==> flow/design.v <==
`timescale 1ns / 1ps
module mux_2x1_rtl(in_0, in_1, select, out);
	input	select;
	input in_0; 
	input in_1;
	output out;
	assign out = (in_0 && ~select) || (in_1 && select);
endmodule
`timescale 1ns / 1ps
module mux_4x1_behavioral(in_0, in_1, in_2, in_3, select, out);
	input in_0;
	input in_1;
	input in_2;
	input in_3;
	input [1:0] select;
	output out;
	reg out;
	always@(select, in_0, in_1, in_2, in_3)
	begin
		case(select)
			2'b00: out = in_0;
			2'b01: out = in_1;
			2'b10: out = in_2;
			2'b11: out = in_3;
		endcase
	end
endmodule
`timescale 1ns / 1ps
module bfa_gl(in_0, in_1, carry_in, result, carry_out);
	input in_0, in_1, carry_in;
	output result, carry_out;
	wire w_xor, w_and_0, w_and_1;
	xor X0(w_xor, in_0, in_1);
	xor X1(result, w_xor, carry_in);
	and A0(w_and_0, w_xor, carry_in);
	and A1(w_and_1, in_0, in_1);
	or O1(carry_out, w_and_0, w_and_1);
endmodule
`timescale 1ns / 1ps
module alu_bitslice(in_a, in_b, in_carry, in_control, out_carry, out_result);
	input in_a, in_b, in_carry;
	input [2:0] in_control;
	wire w_xor_b_c0, w_invert_a, w_and_a_b, w_or_a_b, w_sum, w_2x1;
	output out_result;
	output out_carry;
	xor (w_xor_b_c0, in_b, in_control[0]);
	or  (w_or_a_b, in_a, w_xor_b_c0);
	and (w_and_a_b, in_a, w_xor_b_c0);
	not (w_invert_a, in_a);
	bfa_gl bfa (in_a, w_xor_b_c0, in_carry, w_sum, out_carry);
	mux_2x1_rtl mux_2x1 (w_invert_a, w_xor_b_c0, in_control[0], w_2x1);
	mux_4x1_behavioral mux_4x1 (w_sum, w_or_a_b, w_and_a_b, w_2x1, in_control[2:1], out_result);
endmodule
`timescale 1ns / 1ps
module n_bit_alu(a_in, b_in, control_in, sum_out, carry_out, overflow_out, zero_out);
	parameter n = 8;
	input [7:0] a_in;
	input [7:0] b_in;
	input [2:0] control_in;
	output [7:0] sum_out; 
	output carry_out, overflow_out, zero_out;
	wire [8:0] carry;
	wire is_zero_out;
	and is_zero(is_zero_out, ~sum_out[0], ~sum_out[1], ~sum_out[2], ~sum_out[3], ~sum_out[4], ~sum_out[5], ~sum_out[6], ~sum_out[7]);
	genvar i;
	assign carry_out = carry[n];
	assign overflow_out = carry[n - 1] ^ carry[n];
	assign zero_out = is_zero_out;
	assign carry[0] = control_in[0];
	alu_bitslice adder(a_in[0], b_in[0], carry[0], control_in, carry[1], sum_out[0]); 
	generate 
		for (i = 1; i < n; i = i + 1)
			begin: aluBitGen
				alu_bitslice adder(a_in[i], b_in[i], carry[i], control_in, carry[i+1], sum_out[i]);
			end
	endgenerate
endmodule
`timescale 1ns / 1ps
module acc_cpu(
	input clk,
	input rst,
	output [7:0] imem_addr,
	input [15:0] imem_rdata,
	output reg dmem_req,
	output reg dmem_we,
	output reg [7:0] dmem_addr,
	output [7:0] dmem_wdata,
	input dmem_ack,
	input [7:0] dmem_rdata,
	input [7:0] in_data,
	input in_valid,
	output in_ready,
	output [7:0] out_data,
	output out_valid,
	input out_ready,
	output halted,
	output [7:0] acc,
	output flag_c,
	output flag_z,
	output flag_v
);
parameter S_F0 = 4'd0;    
parameter S_F1 = 4'd1;    
parameter S_DEC = 4'd2;   
parameter S_IND = 4'd3;   
parameter S_MEM = 4'd4;   
parameter S_EX = 4'd5;    
parameter S_ST = 4'd6;    
parameter S_MUL = 4'd7;   
parameter S_DIV = 4'd8;   
parameter S_DIVW = 4'd9;  
parameter S_IN = 4'd10;   
parameter S_OUT = 4'd11;  
parameter S_NX = 4'd12;   
parameter S_HLT = 4'd13;  
reg [3:0] state;
reg [7:0] pc, npc;
reg [15:0] ir;
reg [7:0] ACC;
reg C, Z, V;
reg [7:0] mdata;
reg [7:0] JSRaddrReg;
reg [7:0] InteruptAdrReg;
reg [3:0] HVPIReg;
reg [7:0] MULreg, MULreg2;
reg [7:0] DIVreg;
reg ev_ov, ev_bi, ev_ba;
wire [4:0] op = ir[15:11];
wire [2:0] mode = ir[10:8];
wire [7:0] imm = ir[7:0];
wire is_alu = (op[4:3] == 2'b00);
wire is_ld = (op == 5'b01000);
wire is_st = (op == 5'b01001);
wire is_shl = (op == 5'b01010);
wire is_shr = (op == 5'b01011);
wire is_in = (op == 5'b01100);
wire is_out = (op == 5'b01101);
wire is_hlt = (op == 5'b01110);
wire is_hv = (op == 5'b01111);
wire is_mul = (op == 5'b11000);
wire is_div = (op == 5'b11001);
wire is_br = (op == 5'b11010);
wire is_bz = (op == 5'b11011);
wire is_jsr = (op == 5'b11100);
wire is_rts = (op == 5'b11101);
wire is_rti = (op == 5'b11110);
wire is_bad = (op[4:3] == 2'b10) || (op == 5'b11111);
wire bad_mode = (is_alu || is_ld) && (mode > 3'd2);
reg [7:0] alu_b;
reg [2:0] alu_ctl;
wire [7:0] alu_out;
wire alu_c, alu_v, alu_z;
n_bit_alu ALU(ACC, alu_b, alu_ctl, alu_out, alu_c, alu_v, alu_z);
always @(*) begin
	alu_b = (mode == 3'd0) ? imm : mdata;
	alu_ctl = op[2:0];
	if (state == S_MUL) begin
		alu_b = MULreg2;
		alu_ctl = 3'b000;
	end else if (state == S_DIV) begin
		alu_b = imm;
		alu_ctl = 3'b001;
	end
end
wire ovf_en = (HVPIReg == 4'b0000) || HVPIReg[0];
wire bi_en = (HVPIReg == 4'b0000) || HVPIReg[1];
wire ba_en = (HVPIReg == 4'b0000) || HVPIReg[2];
assign imem_addr = pc;
assign dmem_wdata = ACC;
assign in_ready = (state == S_IN);
assign out_valid = (state == S_OUT);
assign out_data = ACC;
assign halted = (state == S_HLT);
assign acc = ACC;
assign flag_c = C;
assign flag_z = Z;
assign flag_v = V;
always @(posedge clk) begin
	if (rst) begin
		state <= S_F0;
		pc <= 8'd0;
		npc <= 8'd0;
		ir <= 16'd0;
		ACC <= 8'd0;
		C <= 1'b0;
		Z <= 1'b0;
		V <= 1'b0;
		mdata <= 8'd0;
		JSRaddrReg <= 8'd0;
		InteruptAdrReg <= 8'd0;
		HVPIReg <= 4'd0;
		MULreg <= 8'd0;
		MULreg2 <= 8'd0;
		DIVreg <= 8'd0;
		ev_ov <= 1'b0;
		ev_bi <= 1'b0;
		ev_ba <= 1'b0;
		dmem_req <= 1'b0;
		dmem_we <= 1'b0;
		dmem_addr <= 8'd0;
	end else begin
		case (state)
		S_F0: begin
			ev_ov <= 1'b0;
			ev_bi <= 1'b0;
			ev_ba <= 1'b0;
			state <= S_F1;
		end
		S_F1: begin
			ir <= imem_rdata;
			state <= S_DEC;
		end
		S_DEC: begin
			npc <= pc + 8'd1;
			if (bad_mode) begin
				ev_ba <= 1'b1;
				state <= S_NX;
			end else if (is_bad) begin
				ev_bi <= 1'b1;
				state <= S_NX;
			end else if ((is_alu || is_ld) && mode == 3'd1) begin
				dmem_req <= 1'b1;
				dmem_we <= 1'b0;
				dmem_addr <= imm;
				state <= S_MEM;
			end else if ((is_alu || is_ld) && mode == 3'd2) begin
				dmem_req <= 1'b1;
				dmem_we <= 1'b0;
				dmem_addr <= imm;
				state <= S_IND;
			end else if (is_alu || is_ld) begin
				state <= S_EX;
			end else if (is_st) begin
				dmem_req <= 1'b1;
				dmem_we <= 1'b1;
				dmem_addr <= imm;
				state <= S_ST;
			end else if (is_mul) begin
				MULreg <= imm;
				MULreg2 <= ACC;
				state <= S_MUL;
			end else if (is_div) begin
				if (imm == 8'd0) begin
					ACC <= 8'hff;
					state <= S_NX;
				end else begin
					DIVreg <= 8'd0;
					state <= S_DIV;
				end
			end else if (is_in) begin
				state <= S_IN;
			end else if (is_out) begin
				state <= S_OUT;
			end else if (is_hlt) begin
				state <= S_HLT;
			end else begin
				if (is_shl) ACC <= {ACC[6:0], 1'b0};
				if (is_shr) ACC <= {1'b0, ACC[7:1]};
				if (is_hv) HVPIReg <= imm[3:0];
				if (is_br || (is_bz && Z)) npc <= imm;
				if (is_jsr) begin
					JSRaddrReg <= pc + 8'd1;
					npc <= imm;
				end
				if (is_rts) npc <= JSRaddrReg;
				if (is_rti) npc <= InteruptAdrReg;
				state <= S_NX;
			end
		end
		S_IND: begin
			if (dmem_ack) begin
				dmem_req <= 1'b0;
				dmem_addr <= dmem_rdata;
				state <= S_MEM;
			end else if (!dmem_req) begin
				dmem_req <= 1'b1;
			end
		end
		S_MEM: begin
			if (dmem_ack) begin
				dmem_req <= 1'b0;
				mdata <= dmem_rdata;
				state <= S_EX;
			end else begin
				dmem_req <= 1'b1;
			end
		end
		S_EX: begin
			if (is_ld) begin
				ACC <= (mode == 3'd0) ? imm : mdata;
			end else begin
				ACC <= alu_out;
				C <= alu_c;
				Z <= alu_z;
				V <= alu_v;
				ev_ov <= alu_v;
			end
			state <= S_NX;
		end
		S_ST: begin
			if (dmem_ack) begin
				dmem_req <= 1'b0;
				dmem_we <= 1'b0;
				state <= S_NX;
			end
		end
		S_MUL: begin
			ACC <= alu_out;
			MULreg <= MULreg - 8'd1;
			if (MULreg == 8'd2) state <= S_NX;
		end
		S_DIV: begin
			if (alu_c) begin
				ACC <= alu_out;
				DIVreg <= DIVreg + 8'd1;
			end else begin
				state <= S_DIVW;
			end
		end
		S_DIVW: begin
			ACC <= DIVreg;
			state <= S_NX;
		end
		S_IN: begin
			if (in_valid) begin
				ACC <= in_data;
				state <= S_NX;
			end
		end
		S_OUT: begin
			if (out_ready) state <= S_NX;
		end
		S_NX: begin
			if (ev_ov && ovf_en) begin
				InteruptAdrReg <= npc;
				pc <= 8'd100;
			end else if (ev_bi && bi_en) begin
				InteruptAdrReg <= npc;
				pc <= 8'd110;
			end else if (ev_ba && ba_en) begin
				InteruptAdrReg <= npc;
				pc <= 8'd120;
			end else begin
				pc <= npc;
			end
			state <= S_F0;
		end
		S_HLT: begin
		end
		default: state <= S_F0;
		endcase
	end
end
endmodule
Tool chain data of acc_cpu. What the tools print for acc_cpu, step after step. Line numbers count from 1 in the design file above. Cell names lack the library's common part. Not given: --

Design top: acc_cpu. Clock: clk. Standard-cell library: sky130hd. Corner: tt_025C_1v80.

Word level. Counts by Yosys on the flattened word-level netlist (proc, flatten, opt, wreduce; memories kept). Register bits leave out memories and registers merged into their read ports (data or address). Print and check cells are left out. Cells with the same type and inputs are merged into one.

Under bits in registers stands 112. The entry for bits in latches reads 0. RAM bits: 0. For ROM bits the number is 0. The entry for word width x clocked read ports reads 0. Memories kept: 0. The figure for input port bits is 37. The figure for output and inout bits is 48. Under word-level cells stands 373.

Under add/subtract/negate cells stands 3. Under $mul stands 0. Div/mod/pow operators: 0. The entry for order comparisons reads 1. For equality and inequality tests the number is 64. The figure for shift operators is 0. The figure for muxes and demuxes is 120. Under bitwise logic cells stands 94. The entry for reductions and logical operators reads 70.

Operators with widths (number): 2-to-1 mux 8 bit (65); 2-to-1 mux 4 bit (14); parallel mux 4 bit (select 12 bit) (1); parallel mux 8 bit (select 6 bit) (1); parallel mux 8 bit (select 2 bit) (3); inequality test 2 bit with constant B (20); == test 5 x 4 -> 1 bit with constant B (8); == test 5 bit with constant B (8); parallel mux 1 bit (select 4 bit) (8); inverter 1 bit (30); AND reduction 13 bit (2); XOR 1 bit (25); == test 4 bit with constant B (6); AND reduction 8 bit (3); AND 1 bit (23); logical AND 1 bit (23); AND reduction 6 bit (3); 2-to-1 mux 3 bit (6); 2-to-1 mux 1 bit (17); bitwise OR 1 bit (16); == test 4 x 3 -> 1 bit with constant B (4); adder 8 x 1 -> 8 bit with constant B (2); AND reduction 15 bit (1); logical OR 1 bit (14); nonzero test 2 bit (6); inequality test 3 bit with constant B (4); inequality test 4 bit with constant B (3); AND reduction 11 bit (1).

Not listed: further kinds 22, cells in them 35.

Logic depth. Longest topological path by Yosys (ltp), each cell counted once; first at word level (registers and memories cut), then after technology mapping (sequential cells cut; the memories' decode and read muxes count).

Depth after elaboration: 25. For ABC_AREA the number is 1. Under depth in mapped cells stands 27. The figure for gate-level depth less buffers is 27.

Synthesis result. The flow's flattened synthesis, as Yosys stat reports it; memories are mapped. The netlist is that of the ABC_AREA named above (0 if unset); the other value can give another one.

The entry for cell count reads 1050. Under synthesis area stands 7156.9 µm². The figure for sequential area is 2442.3 µm². Under flip-flops stands 122. The entry for buffers reads 62.

Cell types: dfxtp_1 (number 122, total area 2.44E+03 µm²); nand2_1 (number 189, total area 709.43 µm²); a21oi_1 (number 114, total area 570.547 µm²); o21ai_0 (number 114, total area 570.547 µm²); inv_1 (number 129, total area 484.214 µm²); nor2_1 (number 80, total area 300.288 µm²); nand3_1 (number 58, total area 290.278 µm²); ha_1 (number 20, total area 250.24 µm²); buf_4 (number 26, total area 195.187 µm²); fa_1 (number 7, total area 140.134 µm²); nand4_1 (number 16, total area 100.096 µm²); clkbuf_1 (number 23, total area 86.333 µm²); o211ai_1 (number 11, total area 82.579 µm²); xor2_1 (number 9, total area 78.826 µm²); a31oi_1 (number 11, total area 68.816 µm²); o21ai_1 (number 12, total area 60.058 µm²); inv_2 (number 15, total area 56.304 µm²); nor3_1 (number 11, total area 55.053 µm²).

Not listed: further types 32, cells in them 83.

Worst setup path after synthesis. OpenSTA on the mapped netlist: ideal clock, no wires. The path of least setup slack (recovery checks aside). Input and output delay are each 20% of the period. Register names are those of the netlist, which keeps one name where synthesis merged equal registers.

Kind: reg-to-reg. Start: register ir[9]. End: register ACC[4]. For period the number is 7.0 ns. Library setup time: 0.116 ns. The figure for arrival is 4.966 ns. Data required time: 6.884 ns. Under path slack stands 1.918 ns. For path delay the number is 5.082 ns. Stages on the path: 25. The entry for period reached after synthesis reads 5.082 ns.

"path delay" is the arrival time less input delay plus setup time. "stages on the path": output pins that drive a net of the path, with the launching flip-flop's if there is one; two outputs of one cell count as two. "period reached after synthesis" is the clock period less the worst setup slack; recovery checks do not enter. This is arithmetic on one report: input and output delays are still those of the set period (20% each). Between the ends stands the longest chain of elaborated cells between them, by number of cells; it is not shown to be the way that was timed. Of several equally long chains one is given. A line is the first line of the expression or statement that the cell stems from. Yosys adds cells for indexed reads and writes and turns some case tables into memories. At most two assigning lines are given for a register; there are more.

Cells stage by stage: dfxtp_1 > nor2_4 > nand2_1 > o21ai_1 > nand2_1 > a22oi_1 > nand2_1 > o21ai_0 > inv_1 > fa_1 > fa_1 > fa_1 > fa_1 > fa_1 > fa_1 > inv_1 > fa_1 > nand2_1 > o211ai_1 > inv_1 > nand2_1 > nor2_1 > buf_2 > o211ai_1 > inv_1. For cells in the longest elaborated chain the number is 24.

RTL lines, path after synthesis: from (decl) (RTL line 118) `reg [15:0] ir;`; from (assign) (RTL line 183) `ir <= 16'd0;`; from (assign) (RTL line 210) `ir <= imem_rdata;`; logical NOT 3 bit (RTL line 155) `alu_b = (mode == 3'd0) ? imm : mdata;`; 2-to-1 mux 8 bit (RTL line 155); 2-to-1 mux 8 bit (RTL line 160) `end else if (state == S_DIV) begin`; 2-to-1 mux 8 bit (RTL line 157) `if (state == S_MUL) begin`; XOR 1 bit (RTL line 46) `xor (w_xor_b_c0, in_b, in_control[0]);`; XOR 1 bit (RTL line 33) `xor X0(w_xor, in_0, in_1);`; AND 1 bit (RTL line 35) `and A0(w_and_0, w_xor, carry_in);`; (+10 left out); bitwise OR 1 bit (RTL line 37) `or O1(carry_out, w_and_0, w_and_1);`; AND 1 bit (RTL line 35); bitwise OR 1 bit (RTL line 37); AND 1 bit (RTL line 35); bitwise OR 1 bit (RTL line 37); 2-to-1 mux 8 bit (RTL line 313) `if (alu_c) begin`; parallel mux 8 bit (select 6 bit) (RTL line 202) `case (state)`; to (assign) (RTL line 257) `if (is_shl) ACC <= {ACC[6:0], 1'b0};`; to (assign) (RTL line 258) `if (is_shr) ACC <= {1'b0, ACC[7:1]};`; to (decl) (RTL line 119) `reg [7:0] ACC;`.

Timing after layout. From the final timing report of entry A: the path of least setup slack in the routed layout; clock arrival at registers is part of the times.

Kind: reg-to-reg. Start: register ir[10]. End: register DIVreg[2]. For period the number is 7.0 ns. Library setup time: 0.08 ns. The figure for arrival is 6.56 ns. Data required time: 7.48 ns. Under path slack stands 0.92 ns. Stages on the path: 23.

Between the ends stands the longest chain of elaborated cells between them, by number of cells; it is not shown to be the way that was timed. Of several equally long chains one is given. At most two assigning lines are given for a register; there are more.

Cells stage by stage: dfxtp_1 > nor2_4 > nand2_1 > o21ai_1 > nand2_1 > a22oi_1 > nand2_1 > o21ai_0 > inv_1 > fa_1 > fa_1 > fa_1 > fa_1 > fa_1 > fa_1 > inv_1 > fa_1 > a21oi_1 > nand3_4 > o21ai_1 > inv_1 > o21ai_0 > a21oi_1. For cells in the longest elaborated chain the number is 24.

RTL lines, path after layout: from (decl) (RTL line 118) `reg [15:0] ir;`; from (assign) (RTL line 183) `ir <= 16'd0;`; from (assign) (RTL line 210) `ir <= imem_rdata;`; logical NOT 3 bit (RTL line 155) `alu_b = (mode == 3'd0) ? imm : mdata;`; 2-to-1 mux 8 bit (RTL line 155); 2-to-1 mux 8 bit (RTL line 160) `end else if (state == S_DIV) begin`; 2-to-1 mux 8 bit (RTL line 157) `if (state == S_MUL) begin`; XOR 1 bit (RTL line 46) `xor (w_xor_b_c0, in_b, in_control[0]);`; XOR 1 bit (RTL line 33) `xor X0(w_xor, in_0, in_1);`; AND 1 bit (RTL line 35) `and A0(w_and_0, w_xor, carry_in);`; (+10 left out); bitwise OR 1 bit (RTL line 37) `or O1(carry_out, w_and_0, w_and_1);`; AND 1 bit (RTL line 35); bitwise OR 1 bit (RTL line 37); AND 1 bit (RTL line 35); bitwise OR 1 bit (RTL line 37); 2-to-1 mux 8 bit (RTL line 313) `if (alu_c) begin`; parallel mux 8 bit (select 2 bit) (RTL line 202) `case (state)`; to (assign) (RTL line 194) `DIVreg <= 8'd0;`; to (assign) (RTL line 315) `DIVreg <= DIVreg + 8'd1;`; to (decl) (RTL line 126) `reg [7:0] DIVreg;`.

--- measured runs ---
Top module acc_cpu; platform sky130hd; tools Yosys and OpenROAD; 6 stored runs in no particular order. Input and output delays are each 20% of the period that was set; the output load is 0.01 pF. "period achieved": clock period set for the run, less the worst setup slack. It is reckoned from that one timing run; input and output delays stay at 20% of the period that was set. By "time on the worst setup path" is meant the share of the clock period that the worst setup path is allowed (20% is reserved at inputs, 20% at outputs), minus its slack. Clock arrival times at its registers enter into it. "power consumption" is the tool's figure for a default switching activity; nothing was simulated.

Entry A has these settings: ABC_AREA 1; CORE_UTILIZATION 70; GPL_ROUTABILITY_DRIVEN 0; GPL_TIMING_DRIVEN 0; PLACE_DENSITY 0.57; TNS_END_PERCENT 15; period_ns 7.0; CAP_MARGIN 20; CORE_MARGIN 2; SLEW_MARGIN 20. The chip area after synthesis (Yosys) reads 7156.9 µm². The area inside the die boundary stands at 11049.2 µm². The utilization after routing reads 0.889. The measured worst setup slack after layout is 0.918 ns. The measured total negative slack on setup checks is 0.000 ns. The final worst hold slack reads 0.449 ns. The power consumption reads 2048 uW. The period achieved is 6.082 ns. The measured time on the worst setup path is 6.08 ns. Type of the worst setup path: reg-to-reg.

Entry B has these settings: CORE_UTILIZATION 58; PLACE_DENSITY 0.6; period_ns 5.98; CAP_MARGIN 20; CORE_MARGIN 2; SLEW_MARGIN 20. The chip area after synthesis (Yosys) reads 7430.9 µm². The area inside the die boundary stands at 13733.5 µm². The utilization after routing reads 0.697. The measured worst setup slack after layout is 0.292 ns. The measured total negative slack on setup checks is 0.000 ns. The final worst hold slack reads 0.469 ns. The power consumption reads 2160 uW. The period achieved is 5.688 ns. The measured time on the worst setup path is 5.69 ns. Type of the worst setup path: reg-to-reg.

Entry C has these settings: ABC_AREA 1; CELL_PAD_IN_SITES_GLOBAL_PLACEMENT 1; CORE_ASPECT_RATIO 0.69; CORE_UTILIZATION 70; GPL_ROUTABILITY_DRIVEN 0; GPL_TIMING_DRIVEN 0; MAX_ROUTING_LAYER met4; MIN_ROUTING_LAYER met2; PLACE_DENSITY 0.57; TNS_END_PERCENT 85; period_ns 9.08; CAP_MARGIN 20; CORE_MARGIN 2; SLEW_MARGIN 20. Outcome: no final report: placement broke off with GPL-0301.

Entry D has these settings: CAP_MARGIN 40; CORE_MARGIN 7; CORE_UTILIZATION 36; GPL_ROUTABILITY_DRIVEN 0; PLACE_DENSITY_LB_ADDON 0.26; SETUP_SLACK_MARGIN -0.53; TNS_END_PERCENT 30; period_ns 8.47; SLEW_MARGIN 20. The chip area after synthesis (Yosys) reads 7430.9 µm². The area inside the die boundary stands at 24859.8 µm². The utilization after routing reads 0.44. The measured worst setup slack after layout is 2.514 ns. The measured total negative slack on setup checks is 0.000 ns. The final worst hold slack reads 0.458 ns. The power consumption reads 1564 uW. The period achieved is 5.956 ns. The measured time on the worst setup path is 5.96 ns. Type of the worst setup path: reg-to-reg.

Entry E has these settings: ABC_AREA 1; CELL_PAD_IN_SITES_GLOBAL_PLACEMENT 1; CORE_ASPECT_RATIO 0.69; CORE_UTILIZATION 70; GPL_ROUTABILITY_DRIVEN 0; GPL_TIMING_DRIVEN 0; PLACE_DENSITY 0.57; TNS_END_PERCENT 85; period_ns 7.0; CAP_MARGIN 20; CORE_MARGIN 2; SLEW_MARGIN 20. Outcome: no final report: placement broke off with GPL-0301.

Entry F has these settings: CORE_UTILIZATION 40; PLACE_DENSITY 0.6; period_ns 3.78; CAP_MARGIN 20; CORE_MARGIN 2; SLEW_MARGIN 20. The chip area after synthesis (Yosys) reads 7430.9 µm². The area inside the die boundary stands at 19684.1 µm². The utilization after routing reads 0.52. The measured worst setup slack after layout is -1.009 ns. The measured total negative slack on setup checks is -20.434 ns. The final worst hold slack reads 0.457 ns. The power consumption reads 3513 uW. The period achieved is 4.789 ns. The measured time on the worst setup path is 4.79 ns. Type of the worst setup path: reg-to-reg.
--- end ---
